==> flow/design.v <==
module izhikevich_neuron #(parameter DT = 16'h0100)  
(
    input wire clk,
    input wire rst,
    input wire [15:0] I,           
    output reg spike               
);
    reg signed [15:0] v, u;
    wire signed [15:0] a = 16'h0051;    
    wire signed [15:0] b = 16'h0200;    
    wire signed [15:0] c = -16'sd16640;  
    wire signed [15:0] d = 16'h0800;    
    wire signed [15:0] v_sq;
    wire signed [15:0] term1, term2, term3, dv_raw, du_raw;
    wire signed [15:0] bv;
    localparam signed [15:0] V_THRESH = 16'd7680;  
    cordic_mult sq_v (.x(v), .y(v), .out(v_sq));
    cordic_mult mul_004 (.x(16'h0148), .y(v_sq), .out(term1));
    cordic_mult mul_5v (.x(16'h0500), .y(v), .out(term2));
    assign term3 = 16'd35840;  
    assign dv_raw = term1 + term2 + term3 - u + I;
    cordic_mult mul_bv (.x(b), .y(v), .out(bv));
    assign du_raw = (bv - u);
    wire signed [15:0] du;
    cordic_mult mul_a (.x(a), .y(du_raw), .out(du));
    wire signed [31:0] dv_dt = dv_raw * $signed(DT);
    wire signed [31:0] du_dt = du * $signed(DT);
    always @(posedge clk or posedge rst) begin
        if (rst) begin
            v <= c;
            u <= 0;
            spike <= 0;
        end else begin
            if (v >= V_THRESH) begin
                v <= c;
                u <= u + d;
                spike <= 1;
            end else begin
                v <= v + dv_dt[23:8];  
                u <= u + du_dt[23:8];
                spike <= 0;
            end
        end
    end
endmodule
module cordic_mult(
    input signed [15:0] x,
    input signed [15:0] y,
    output signed [15:0] out
);
    wire signed [31:0] temp;
    assign temp = x * y;
    assign out = temp[23:8];  
endmodule
Hand-over note for izhikevich_neuron

Step by step through the tools: izhikevich_neuron
Module izhikevich_neuron before and after one edit of its RTL, step after step.
"before" refers to lines of the RTL above, "after" to lines of the edited file.
"change" is "after" less "before", of the values as shown; "relative change" is that difference over "before", in percent.
Not given: --
- design top: izhikevich_neuron
- clock port: clk
- standard-cell library: sky130hd
- timing corner: tt_025C_1v80

Edit of the RTL
Unified diff, file above to edited file.
The edited RTL no longer does the same as the RTL above: the edit was made by script, with no optimisation intended.
begin of diff
@@ -19,5 +19,7 @@
     cordic_mult mul_5v (.x(16'h0500), .y(v), .out(term2));
     assign term3 = 16'd35840;  
-    assign dv_raw = term1 + term2 + term3 - u + I;
+    reg signed [15:0] dv_raw_reg;
+    always @(posedge clk) dv_raw_reg <= term1 + term2 + term3 - u + I;
+    assign dv_raw = dv_raw_reg;
     cordic_mult mul_bv (.x(b), .y(v), .out(bv));
     assign du_raw = (bv - u);
end of diff

Elaborated design
Yosys after proc, flatten, opt, wreduce and memory -nomap, before mapping. Enables and synchronous resets that opt folds into registers are not counted as muxes. Memory bits, and registers merged into a memory's read port (data or address), are not among the register bits. Print and check cells are not counted. Equal cells are merged and count once.
- storage and ports (item ; before ; after ; change ; relative change (%)):
    bits in registers ; 33 ; 49 ; +16 ; +48.48
    word-level cells ; 19 ; 20 ; +1 ; +5.26
- cells by class (item ; before ; after ; change ; relative change (%)):
    $lt $le $gt $ge ; 1 ; 1 ; 0 ; 0.00
    $mul ; 4 ; 4 ; 0 ; 0.00
    add/sub/neg operators ; 8 ; 8 ; 0 ; 0.00
    mux-type cells ; 3 ; 3 ; 0 ; 0.00
Unchanged operator kinds not shown: 11.

Logic depth
Yosys ltp: most cells in a row. Word level: on the elaborated netlist, between registers, memories and ports. Mapped: between sequential cells and ports; inverters and the memories' decode and read muxes count.
- depth (item ; before ; after ; change ; relative change (%)):
    depth after elaboration ; 8 ; 6 ; -2 ; -25.00
    ABC_AREA ; 0 ; 0 ; -- ; --
    gate-level depth with buffers ; 49 ; 50 ; +1 ; +2.04
    gate-level depth less buffers ; 47 ; 49 ; +2 ; +4.26

Netlist
Yosys stat after the flow's synthesis: flattened, memories mapped to cells. It holds for the ABC_AREA given above (unset counts as 0); a run with the other value may have another netlist.
- synthesis totals (item ; before ; after ; change ; relative change (%)):
    flip-flop cells ; 33 ; 49 ; +16 ; +48.48
    buffer cells ; 25 ; 22 ; -3 ; -12.00
    standard cells after synthesis ; 1637 ; 1678 ; +41 ; +2.50
    mapped area (um2) ; 14642.8 ; 15010.6 ; +367.8 ; +2.51
    sequential part of the area (um2) ; 834.6 ; 1154.9 ; +320.3 ; +38.38
- cell types (cell type ; before ; after ; change ; relative change (%)):
    sky130_fd_sc_hd__nor2_1 ; 64 ; 96 ; +32 ; +50.00
    sky130_fd_sc_hd__inv_1 ; 467 ; 443 ; -24 ; -5.14
    sky130_fd_sc_hd__ha_1 ; 249 ; 268 ; +19 ; +7.63
    sky130_fd_sc_hd__dfxtp_1 ; 0 ; 16 ; +16 ; --
    sky130_fd_sc_hd__fa_1 ; 252 ; 238 ; -14 ; -5.56
    sky130_fd_sc_hd__a21o_1 ; 23 ; 12 ; -11 ; -47.83
    sky130_fd_sc_hd__o21a_1 ; 11 ; 21 ; +10 ; +90.91
    sky130_fd_sc_hd__xor2_1 ; 25 ; 33 ; +8 ; +32.00
    sky130_fd_sc_hd__and2_1 ; 47 ; 40 ; -7 ; -14.89
    sky130_fd_sc_hd__xnor2_1 ; 91 ; 85 ; -6 ; -6.59
    sky130_fd_sc_hd__a21oi_1 ; 53 ; 59 ; +6 ; +11.32
    sky130_fd_sc_hd__nand3_1 ; 18 ; 13 ; -5 ; -27.78
    sky130_fd_sc_hd__nand2_1 ; 93 ; 97 ; +4 ; +4.30
    sky130_fd_sc_hd__and3_1 ; 8 ; 12 ; +4 ; +50.00
    sky130_fd_sc_hd__nor3b_1 ; 4 ; 0 ; -4 ; -100.00
    sky130_fd_sc_hd__o21ai_0 ; 30 ; 33 ; +3 ; +10.00
    sky130_fd_sc_hd__a21boi_0 ; 6 ; 9 ; +3 ; +50.00
    sky130_fd_sc_hd__a211oi_1 ; 5 ; 2 ; -3 ; -60.00
Unchanged cell types not shown: 12.
Not every row of either side is listed.
By module: a second synthesis without flattening, with its own total; a netlist apart from the flattened one above.
- unflattened totals (item ; before ; after ; change ; relative change (%)):
    cells (unflattened synthesis) ; 4765 ; 4782 ; +17 ; +0.36
    area total of the unflattened synthesis (um2) ; 41788.8 ; 42086.6 ; +297.8 ; +0.71
Rows give one instance, submodules left out.
- by module, before (module ; cells ; instances ; area (um2)):
    cordic_mult ; 847 ; 5 ; 7409.6
    izhikevich_neuron ; 530 ; 1 ; 4740.8
- by module, after (module ; cells ; instances ; area (um2)):
    cordic_mult ; 846 ; 5 ; 7399.6
    izhikevich_neuron ; 552 ; 1 ; 5088.6

Path before layout
OpenSTA on the mapped netlist: ideal clock, no wires. The path of least setup slack (recovery checks aside). Input and output delay are each 20% of the period. Register names are those of the netlist, which keeps one name where synthesis merged equal registers.
- path after synthesis (item ; before ; after ; change ; relative change (%)):
    path type ; register -> register ; register -> register ; -- ; --
    start ; register v[11] ; register v[1] ; -- ; --
    end ; register v[15] ; register dv_raw_reg[15] ; -- ; --
    delay of the path (ns) ; 11.545 ; 11.434 ; -0.111 ; -0.96
    setup time (ns) ; 0.084 ; 0.147 ; +0.063 ; --
    stages on the path ; 47 ; 46 ; -1 ; -2.13
    arrival (ns) ; 11.461 ; 11.287 ; -0.174 ; -1.52
    period (ns) ; 12.0 ; 12.0 ; 0.0 ; 0.00
    launch time at the first pin (ns) ; 0.000 ; 0.000 ; 0.000 ; --
    slack (ns) ; 0.455 ; 0.566 ; +0.111 ; --
    synthesis period reached (ns) ; 11.545 ; 11.434 ; -0.111 ; -0.96
"delay of the path" is the arrival time less input delay plus setup time.
"stages on the path" counts driving pins, that of a launching flip-flop among them; a cell with two outputs on the path counts twice.
"synthesis period reached" = period - worst setup slack (recovery checks aside). The figure is calculated, with input and output delays left at 20% of the set period.
Between the ends stands the longest chain of elaborated cells between them, by number of cells; it is not shown to be the way that was timed. Of several equally long chains one is given.
A line is the first line of the expression or statement that the cell stems from. Yosys adds cells for indexed reads and writes and turns some case tables into memories.
A register here has more assigning lines than the two given.
Between the ends, after synthesis, before:
- cell sequence: sky130_fd_sc_hd__dfstp_2 sky130_fd_sc_hd__clkbuf_1 sky130_fd_sc_hd__nand2_1 sky130_fd_sc_hd__fa_1 sky130_fd_sc_hd__fa_1 sky130_fd_sc_hd__fa_1 sky130_fd_sc_hd__inv_1 sky130_fd_sc_hd__fa_1 sky130_fd_sc_hd__fa_1 sky130_fd_sc_hd__inv_1 sky130_fd_sc_hd__fa_1 sky130_fd_sc_hd__inv_1 sky130_fd_sc_hd__ha_1 sky130_fd_sc_hd__clkbuf_1 sky130_fd_sc_hd__a21o_1 sky130_fd_sc_hd__a21oi_1 sky130_fd_sc_hd__o21bai_1 sky130_fd_sc_hd__a21o_1 [... 11 more ...] sky130_fd_sc_hd__a21oi_1 sky130_fd_sc_hd__nand3b_1 sky130_fd_sc_hd__a21oi_1 sky130_fd_sc_hd__xnor2_1 sky130_fd_sc_hd__fa_1 sky130_fd_sc_hd__fa_1 sky130_fd_sc_hd__inv_1 sky130_fd_sc_hd__fa_1 sky130_fd_sc_hd__fa_1 sky130_fd_sc_hd__inv_1 sky130_fd_sc_hd__ha_1 sky130_fd_sc_hd__or2_2 sky130_fd_sc_hd__a21oi_1 sky130_fd_sc_hd__a31oi_1 sky130_fd_sc_hd__a31oi_1 sky130_fd_sc_hd__xnor2_1 sky130_fd_sc_hd__xnor3_1 sky130_fd_sc_hd__or2_2
- noted cells in the longest elaborated chain: 8
- elaborated cells on any way between the ends: 10
- RTL lines with such cells at 4
- classes of those cells: 5 x add/sub; 3 x mul; 1 x compare; 1 x mux
- ends and longest elaborated chain, after synthesis, before (item ; line ; source):
    from (decl) ; 8 ; reg signed [15:0] v, u;
    from (assign) ; 30 ; v <= c;
    from (assign) ; 35 ; v <= c;
    multiplier 16 x 16 -> 24 bit ; 52 ; assign temp = x * y;
    multiplier 7 x 16 -> 21 bit ; 52 ;
    adder 16 bit (2 in a row) ; 21 ; assign dv_raw = term1 + term2 + term3 - u + I;
    subtractor 16 bit ; 21 ;
    adder 16 bit ; 21 ;
    adder 16 bit ; 39 ; v <= v + dv_dt[23:8];
    two-way mux 16 bit ; 34 ; if (v >= V_THRESH) begin
    to (assign) ; 30 ;
    to (assign) ; 35 ;
    to (decl) ; 8 ;
Between the ends, after synthesis, after:
- cell sequence: sky130_fd_sc_hd__dfrtp_1 sky130_fd_sc_hd__clkbuf_1 sky130_fd_sc_hd__clkbuf_1 sky130_fd_sc_hd__nand2_1 sky130_fd_sc_hd__fa_1 sky130_fd_sc_hd__fa_1 sky130_fd_sc_hd__fa_1 sky130_fd_sc_hd__inv_1 sky130_fd_sc_hd__fa_1 sky130_fd_sc_hd__fa_1 sky130_fd_sc_hd__inv_1 sky130_fd_sc_hd__fa_1 sky130_fd_sc_hd__inv_1 sky130_fd_sc_hd__ha_1 sky130_fd_sc_hd__or3_1 sky130_fd_sc_hd__or4_1 sky130_fd_sc_hd__a211o_1 sky130_fd_sc_hd__a31oi_4 [... 10 more ...] sky130_fd_sc_hd__a21oi_1 sky130_fd_sc_hd__o21a_1 sky130_fd_sc_hd__o21bai_1 sky130_fd_sc_hd__a21oi_1 sky130_fd_sc_hd__xor2_1 sky130_fd_sc_hd__fa_1 sky130_fd_sc_hd__fa_1 sky130_fd_sc_hd__fa_1 sky130_fd_sc_hd__inv_1 sky130_fd_sc_hd__ha_1 sky130_fd_sc_hd__nand3_1 sky130_fd_sc_hd__nand2_1 sky130_fd_sc_hd__a41o_1 sky130_fd_sc_hd__or4_1 sky130_fd_sc_hd__a31o_2 sky130_fd_sc_hd__a21oi_1 sky130_fd_sc_hd__xnor2_1 sky130_fd_sc_hd__xnor2_1
- noted cells in the longest elaborated chain: 6
- elaborated cells on any way between the ends: 7
- RTL lines with such cells at 2
- classes of those cells: 4 x add/sub; 3 x mul
- ends and longest elaborated chain, after synthesis, after (item ; line ; source):
    from (decl) ; 8 ; reg signed [15:0] v, u;
    from (assign) ; 32 ; v <= c;
    from (assign) ; 37 ; v <= c;
    multiplier 16 x 16 -> 24 bit ; 54 ; assign temp = x * y;
    multiplier 7 x 16 -> 21 bit ; 54 ;
    adder 16 bit (2 in a row) ; 22 ; always @(posedge clk) dv_raw_reg <= term1 + term2 + term3 - u + I;
    subtractor 16 bit ; 22 ;
    adder 16 bit ; 22 ;
    to (assign) ; 22 ;
    to (decl) ; 21 ; reg signed [15:0] dv_raw_reg;

Worst path after layout
From the final timing report of the runs of set A: the path of least setup slack in the routed layout; clock arrival at registers is part of the times.
- path after layout (item ; before ; after ; change ; relative change (%)):
    path type ; register -> register ; register -> register ; -- ; --
    start ; register v[10] ; register v[9] ; -- ; --
    end ; register v[15] ; register dv_raw_reg[15] ; -- ; --
    launch time at the first pin (ns) ; 0.29 ; 0.30 ; +0.01 ; +3.45
    stages on the path ; 45 ; 47 ; +2 ; +4.44
    arrival (ns) ; 11.64 ; 11.49 ; -0.15 ; -1.29
    setup time (ns) ; 0.07 ; 0.11 ; +0.04 ; --
    period (ns) ; 11.7 ; 11.7 ; 0.0 ; 0.00
    slack (ns) ; 0.28 ; 0.41 ; +0.13 ; --
Between the ends stands the longest chain of elaborated cells between them, by number of cells; it is not shown to be the way that was timed. Of several equally long chains one is given.
A register here has more assigning lines than the two given.
Between the ends, after layout, before:
- cell sequence: sky130_fd_sc_hd__dfstp_2 sky130_fd_sc_hd__nand2_2 sky130_fd_sc_hd__fa_1 sky130_fd_sc_hd__fa_1 sky130_fd_sc_hd__fa_1 sky130_fd_sc_hd__inv_1 sky130_fd_sc_hd__fa_1 sky130_fd_sc_hd__fa_1 sky130_fd_sc_hd__inv_2 sky130_fd_sc_hd__fa_1 sky130_fd_sc_hd__inv_2 sky130_fd_sc_hd__ha_4 sky130_fd_sc_hd__a21o_1 sky130_fd_sc_hd__a21oi_4 sky130_fd_sc_hd__o21bai_1 sky130_fd_sc_hd__a21o_1 sky130_fd_sc_hd__o21bai_4 sky130_fd_sc_hd__xnor2_2 [... 9 more ...] sky130_fd_sc_hd__nor3_2 sky130_fd_sc_hd__o211ai_1 sky130_fd_sc_hd__a31o_2 sky130_fd_sc_hd__a21oi_1 sky130_fd_sc_hd__xnor2_1 sky130_fd_sc_hd__ha_1 sky130_fd_sc_hd__fa_1 sky130_fd_sc_hd__inv_1 sky130_fd_sc_hd__fa_1 sky130_fd_sc_hd__fa_1 sky130_fd_sc_hd__inv_1 sky130_fd_sc_hd__ha_2 sky130_fd_sc_hd__a21oi_2 sky130_fd_sc_hd__a31oi_2 sky130_fd_sc_hd__a31oi_1 sky130_fd_sc_hd__xnor2_1 sky130_fd_sc_hd__xnor3_1 sky130_fd_sc_hd__or2_4
- noted cells in the longest elaborated chain: 8
- elaborated cells on any way between the ends: 10
- RTL lines with such cells at 4
- classes of those cells: 5 x add/sub; 3 x mul; 1 x compare; 1 x mux
- ends and longest elaborated chain, after layout, before (item ; line ; source):
    from (decl) ; 8 ; reg signed [15:0] v, u;
    from (assign) ; 30 ; v <= c;
    from (assign) ; 35 ; v <= c;
    multiplier 16 x 16 -> 24 bit ; 52 ; assign temp = x * y;
    multiplier 7 x 16 -> 21 bit ; 52 ;
    adder 16 bit (2 in a row) ; 21 ; assign dv_raw = term1 + term2 + term3 - u + I;
    subtractor 16 bit ; 21 ;
    adder 16 bit ; 21 ;
    adder 16 bit ; 39 ; v <= v + dv_dt[23:8];
    two-way mux 16 bit ; 34 ; if (v >= V_THRESH) begin
    to (assign) ; 30 ;
    to (assign) ; 35 ;
    to (decl) ; 8 ;
Between the ends, after layout, after:
- cell sequence: sky130_fd_sc_hd__dfstp_2 sky130_fd_sc_hd__and2_4 sky130_fd_sc_hd__inv_1 sky130_fd_sc_hd__fa_1 sky130_fd_sc_hd__inv_1 sky130_fd_sc_hd__fa_1 sky130_fd_sc_hd__inv_1 sky130_fd_sc_hd__fa_1 sky130_fd_sc_hd__inv_2 sky130_fd_sc_hd__fa_1 sky130_fd_sc_hd__fa_1 sky130_fd_sc_hd__inv_1 sky130_fd_sc_hd__fa_1 sky130_fd_sc_hd__inv_1 sky130_fd_sc_hd__ha_2 sky130_fd_sc_hd__or3_4 sky130_fd_sc_hd__or4_4 sky130_fd_sc_hd__a211o_1 [... 11 more ...] sky130_fd_sc_hd__ha_1 sky130_fd_sc_hd__nor2b_1 sky130_fd_sc_hd__o21ai_1 sky130_fd_sc_hd__nand3b_1 sky130_fd_sc_hd__o21ai_1 sky130_fd_sc_hd__o21ba_4 sky130_fd_sc_hd__o2bb2ai_4 sky130_fd_sc_hd__ha_4 sky130_fd_sc_hd__fa_1 sky130_fd_sc_hd__inv_2 sky130_fd_sc_hd__fa_2 sky130_fd_sc_hd__xnor2_2 sky130_fd_sc_hd__xnor2_1 sky130_fd_sc_hd__xnor2_1 sky130_fd_sc_hd__xnor2_1 sky130_fd_sc_hd__xnor2_1 sky130_fd_sc_hd__xnor2_1 sky130_fd_sc_hd__xnor2_1
- noted cells in the longest elaborated chain: 6
- elaborated cells on any way between the ends: 7
- RTL lines with such cells at 2
- classes of those cells: 4 x add/sub; 3 x mul
- ends and longest elaborated chain, after layout, after (item ; line ; source):
    from (decl) ; 8 ; reg signed [15:0] v, u;
    from (assign) ; 32 ; v <= c;
    from (assign) ; 37 ; v <= c;
    multiplier 16 x 16 -> 24 bit ; 54 ; assign temp = x * y;
    multiplier 7 x 16 -> 21 bit ; 54 ;
    adder 16 bit (2 in a row) ; 22 ; always @(posedge clk) dv_raw_reg <= term1 + term2 + term3 - u + I;
    subtractor 16 bit ; 22 ;
    adder 16 bit ; 22 ;
    to (assign) ; 22 ;
    to (decl) ; 21 ; reg signed [15:0] dv_raw_reg;

Layout results
Both versions went through the flow (Yosys, OpenROAD) with the same settings in each pair. Constraints: input delay and output delay 20% of the set period each, output load 0.01 pF.
Flow settings, set A:
- CORE_UTILIZATION: 40
- PLACE_DENSITY: 0.6
- period_ns at 11.7
- noted CAP_MARGIN: 20
- CORE_MARGIN: 2
- noted SLEW_MARGIN: 20
- final reports, set A (item ; before ; after ; change ; relative change (%)):
    netlist area reported by Yosys (um2) ; 14642.8 ; 15010.6 ; +367.8 ; +2.51
    period reached (ns) ; 11.424 ; 11.292 ; -0.132 ; -1.16
    setup slack of the worst path (ns) ; 0.276 ; 0.408 ; +0.132 ; --
    worst hold slack in the final report (ns) ; 0.529 ; 0.516 ; -0.013 ; --
    area of the standard cells in the finished layout (um2) ; 16716.0 ; 16636.0 ; -80.0 ; -0.48
    sum of negative setup slack (ns) ; 0.000 ; 0.000 ; 0.000 ; --
    area inside the die boundary (um2) ; 38153.8 ; 39091.2 ; +937.4 ; +2.46
    utilization ; 0.46 ; 0.452 ; -0.008 ; --
Flow settings, set B:
- CELL_PAD_IN_SITES_DETAIL_PLACEMENT at 0
- CELL_PAD_IN_SITES_GLOBAL_PLACEMENT: 2
- CORE_ASPECT_RATIO: 1.47
- CORE_UTILIZATION: 54
- CTS_CLUSTER_SIZE: 60
- GPL_TIMING_DRIVEN at 1
- MAX_ROUTING_LAYER: met5
- MIN_ROUTING_LAYER: met2
- PLACE_DENSITY_LB_ADDON: 0.17
- SETUP_SLACK_MARGIN at -1.08
- period_ns at 16.0
- noted CAP_MARGIN: 20
- CORE_MARGIN: 2
- noted SLEW_MARGIN: 20
- final reports, set B (item ; before ; after ; change ; relative change (%)):
    netlist area reported by Yosys (um2) ; 14642.8 ; 15010.6 ; +367.8 ; +2.51
    period reached (ns) ; 13.272 ; 12.357 ; -0.915 ; -6.89
    setup slack of the worst path (ns) ; 2.728 ; 3.643 ; +0.915 ; --
    worst hold slack in the final report (ns) ; 0.540 ; 0.520 ; -0.020 ; --
    area of the standard cells in the finished layout (um2) ; 15331.0 ; 15757.6 ; +426.6 ; +2.78
    sum of negative setup slack (ns) ; 0.000 ; 0.000 ; 0.000 ; --
    area inside the die boundary (um2) ; 28473.3 ; 29172.6 ; +699.3 ; +2.46
    utilization ; 0.571 ; 0.571 ; 0.000 ; --
"period reached" = clock period - worst setup slack. The figure is calculated, with input and output delays left at 20% of the set period.

End of note.
